==> flow/design.v <==
module sig_altmult_add
(
	input signed [15:0] dataa, datab, datac, datad,
	input 		clock, aclr,
	output reg 	[32:0] result
);
	reg signed	[15:0] dataa_reg, datab_reg, datac_reg, datad_reg;
	reg signed	[31:0] mult0_result, mult1_result;
	always @ (posedge clock or posedge aclr) begin
    	if (aclr) begin
			dataa_reg <= {16{1'b0}};
			datab_reg <= {16{1'b0}};
			datac_reg <= {16{1'b0}};
			datad_reg <= {16{1'b0}};
			mult0_result <= {32{1'b0}};
			mult1_result <= {32{1'b0}};
			result <= {33{1'b0}};
		end
		else begin
			dataa_reg <= dataa;
			datab_reg <= datab;
			datac_reg <= datac;
			datad_reg <= datad;
			mult0_result <= dataa_reg * datab_reg;
			mult1_result <= datac_reg * datad_reg;
			result <= mult0_result + mult1_result;
		end
	end
endmodule
## Reports on sig_altmult_add

The steps from the RTL of sig_altmult_add to its reports follow in flow order.
Line numbers count from 1 in the design file above.
Operators: Yosys type, input widths -> output width; for muxes data width and select width s.
Library cell names are shortened.
The mark - stands for no value.

- Top module: sig_altmult_add
- Clock: clock
- Library: sky130hd
- Library corner: tt_025C_1v80

## Word level

Source: Yosys, flattened and elaborated, memories not mapped. Widths are those after wreduce; folded enables and synchronous resets count as part of the registers. Registers that Yosys merges into a memory's read port (data or address) are not register bits. Print and check cells do not count. Equal cells are merged and count once.

- Add/subtract/negate cells: 1
- Multipliers: 2

Operators with widths:

| kind | number |
|---|---|
| $mul 16x16->32 | 2 |
| $add 32x32->33 | 1 |

- Word-level cells: 10
- Input bits: 66
- Bits in registers: 161
- Output and inout port bits: 33

## Longest topological paths

Depth = most cells in a row (Yosys ltp): at word level without a register or memory, in the mapped netlist without a sequential cell, where the memories' decode and read muxes count.

- Depth in word-level cells: 1
- ABC_AREA: 0
- Mapped depth: 24
- Mapped depth without buffers: 23

## Netlist

Source: synth_stat.txt of the flow (Yosys; design flattened, memories mapped). It holds for the ABC_AREA given above (unset counts as 0); a run with the other value may have another netlist.
The area totals of this step are shown rounded.

- Cells in the netlist: 2596
- Cell area after synthesis: 26000 um^2
- Flip-flop cells: 161

Cell types:

| type | number | total area (um^2) |
|---|---|---|
| fa_1 | 525 | 1.05E+04 |
| dfrtp_1 | 161 | 4.03E+03 |
| ha_1 | 196 | 2.45E+03 |
| inv_1 | 617 | 2.32E+03 |
| and2_1 | 246 | 1.54E+03 |
| nand2_1 | 275 | 1032.24 |
| xnor2_1 | 66 | 578.054 |
| a21oi_1 | 59 | 295.283 |
| nor2_1 | 75 | 281.52 |
| a21o_1 | 37 | 277.766 |
| clkbuf_1 | 69 | 258.998 |
| xor2_1 | 23 | 201.443 |
| o21ai_0 | 31 | 155.149 |
| o21a_1 | 15 | 112.608 |
| nand2b_1 | 17 | 106.352 |
| nor3_1 | 20 | 100.096 |
| nand3_1 | 17 | 85.082 |
| a31oi_1 | 13 | 81.328 |

Other cell types: 53; their cells: 134.

## Worst setup path after synthesis

Path of least setup slack by OpenSTA after synthesis, without wires, with an ideal clock, recovery checks aside; 20% of the period is set as input and as output delay. Where synthesis merged equal registers, the netlist keeps one of their names.

- Kind: register to register
- Start: reg datac_reg[15]
- End: reg mult1_result[31]
- Period: 7.0 ns
- Arrival: 6.199 ns
- Library setup time: 0.080 ns
- Launch time at the first pin: 0.000 ns
- Stages: 22
- Setup slack: 0.721 ns
- Path delay: 6.279 ns
- Period reached after synthesis: 6.279 ns

"path delay" is the arrival time less input delay plus setup time.
"stages": output pins that drive a net of the path, with the launching flip-flop's if there is one; two outputs of one cell count as two.
"period reached after synthesis" is the clock period less the worst setup slack; recovery checks do not enter. This is arithmetic on one report: input and output delays are still those of the set period (20% each).
The rows between start and end are the longest chain of elaborated cells between them; the timing report does not say that the signal goes this way. Where chains are equally long, one stands for them.
Each line given opens the expression or statement behind the cell; cells for indexed reads and writes are added by Yosys, which also makes memories of some case tables.

- Cell sequence: dfrtp_1 -> clkbuf_1 -> nand2_1 -> inv_1 -> fa_1 -> fa_1 -> fa_1 -> fa_1 -> fa_1 -> inv_1 -> fa_1 -> inv_1 -> ha_1 -> clkbuf_1 -> o21a_1 -> o21ai_0 -> o221a_2 -> a21boi_0 -> a2111oi_2 -> o31ai_1 -> a21oi_1 -> xnor2_1
- Length of the longest elaborated chain: 1
- Elaborated cells between the ends (all ways): 1
- Source lines of those cells: 1
- Classes of those cells: 1 x mul

RTL lines, path after synthesis:

| item | line | RTL |
|---|---|---|
| start: declaration | 7 | `reg signed [15:0] dataa_reg, datab_reg, datac_reg, datad_reg;` |
| start: assignment | 13 | `datac_reg <= {16{1'b0}};` |
| start: assignment | 22 | `datac_reg <= datac;` |
| $mul 16x16->32 | 25 | `mult1_result <= datac_reg * datad_reg;` |
| end: assignment | 16 | `mult1_result <= {32{1'b0}};` |
| end: assignment | 25 |  |
| end: declaration | 8 | `reg signed [31:0] mult0_result, mult1_result;` |

## Worst path after layout

Path of least setup slack in the final report of entry C (OpenROAD, finished layout, wires in). Where an end is a register, its clock arrival counts in the times.

- Kind: register to register
- Start: reg datab_reg[9]
- End: reg mult0_result[29]
- Arrival: 7.03 ns
- Stages: 22
- Setup slack: 0.33 ns
- Library setup time: 0.11 ns
- Launch time at the first pin: 0.49 ns
- Period: 7.0 ns

The rows between start and end are the longest chain of elaborated cells between them; the timing report does not say that the signal goes this way. Where chains are equally long, one stands for them.

- Cell sequence: dfrtp_1 -> nand2_1 -> fa_1 -> inv_1 -> fa_1 -> inv_1 -> fa_1 -> inv_1 -> fa_1 -> fa_1 -> inv_1 -> fa_1 -> inv_1 -> ha_1 -> a21o_1 -> a21o_1 -> a221o_1 -> a21oi_1 -> a21oi_1 -> o21ai_1 -> nor4bb_1 -> a311o_1
- Length of the longest elaborated chain: 1
- Elaborated cells between the ends (all ways): 1
- Source lines of those cells: 1
- Classes of those cells: 1 x mul

RTL lines, path after layout:

| item | line | RTL |
|---|---|---|
| start: declaration | 7 | `reg signed [15:0] dataa_reg, datab_reg, datac_reg, datad_reg;` |
| start: assignment | 12 | `datab_reg <= {16{1'b0}};` |
| start: assignment | 21 | `datab_reg <= datab;` |
| $mul 16x16->32 | 24 | `mult0_result <= dataa_reg * datab_reg;` |
| end: assignment | 15 | `mult0_result <= {32{1'b0}};` |
| end: assignment | 24 |  |
| end: declaration | 8 | `reg signed [31:0] mult0_result, mult1_result;` |

FLOW RESULTS
============

Settings and measured results of 7 stored flow runs for module sig_altmult_add (sky130hd), not sorted in any way. The constraints put input and output delay at 20% of the set period each and load the outputs with 0.01 pF.
By "clock period achieved" is meant the clock period of the run minus its worst setup slack. This is arithmetic on one report: input and output delays are still those of the set period (20% each).
"time of the worst setup path" = time allowed to the worst setup path (clock period - input delay - output delay, where it has them) - its slack; a late launch clock adds to it, a late capture clock takes from it.
Results are given in rounded form.
Among the settings, . means not set for that run.
Results: . = not shown.

| name | entry A | entry B | entry C | entry D | entry E | entry F | entry G |
|---|---|---|---|---|---|---|---|
| CAP_MARGIN | 10 | 10 | 20 | 20 | 20 | 20 | 20 |
| CELL_PAD_IN_SITES_DETAIL_PLACEMENT | 2 | 2 | . | . | 1 | . | 2 |
| CORE_MARGIN | 5 | 5 | 2 | 9 | 6 | 2 | 2 |
| CORE_UTILIZATION | 47 | 47 | 40 | 40 | 37 | 40 | 57 |
| CTS_CLUSTER_DIAMETER | 46 | 60 | . | . | 267 | . | 377 |
| GPL_ROUTABILITY_DRIVEN | 1 | 1 | . | . | . | . | . |
| GPL_TIMING_DRIVEN | 0 | 0 | . | 0 | 1 | . | . |
| MAX_ROUTING_LAYER | met4 | met4 | . | . | met4 | . | met4 |
| MIN_ROUTING_LAYER | met2 | met2 | . | . | . | . | . |
| PLACE_DENSITY_LB_ADDON | 0.1 | . | . | 0.2 | 0.2 | . | 0.15 |
| SETUP_SLACK_MARGIN | 0.72 | 0.72 | . | . | 3.33 | . | 0.74 |
| SLEW_MARGIN | 20 | 20 | 20 | 20 | 10 | 20 | 20 |
| period_ns | 5.24 | 5.24 | 7.0 | 11.5 | 11.5 | 6.84 | 9.28 |
| ABC_AREA | . | 1 | . | . | . | . | . |
| CELL_PAD_IN_SITES_GLOBAL_PLACEMENT | . | 3 | . | 2 | 0 | . | 2 |
| HOLD_SLACK_MARGIN | . | 0.15 | . | . | 0.16 | . | . |
| PLACE_DENSITY | . | 0.52 | . | . | . | . | . |
| CORE_ASPECT_RATIO | . | . | . | . | 0.77 | . | . |
| TNS_END_PERCENT | . | . | . | . | . | . | 60 |
| total negative setup slack (ns) | . | . | 0.000 | 0.000 | 0.000 | 0.000 | . |
| setup slack of the worst path (ns) | . | . | 0.33 | 4.1 | 4.5 | 0.33 | . |
| utilization of the finished layout | . | . | 0.44 | 0.45 | 0.42 | 0.45 | . |
| cell area after synthesis (um^2) | . | . | 26000 | 26000 | 26000 | 26000 | . |
| standard-cell area after layout (um^2) | . | . | 28000 | 28000 | 28000 | 28000 | . |
| clock period achieved (ns) | . | . | 6.668 | 7.377 | 7.000 | 6.508 | . |
| worst hold slack (ns) | . | . | 0.49 | 0.52 | 0.50 | 0.49 | . |
| die outline area (um^2) | . | . | 66000 | 73000 | 75000 | 66000 | . |
| time of the worst setup path (ns) | . | . | 6.67 | 7.38 | 7.00 | 6.51 | . |
| worst setup path kind | . | . | register to register | register to register | register to register | register to register | . |

Entry A: stopped before the end: clock tree synthesis reported DPL-0033
Entry B: stopped before the end: placement reported GPL-0301
Entry G: stopped before the end: placement reported DPL-0033
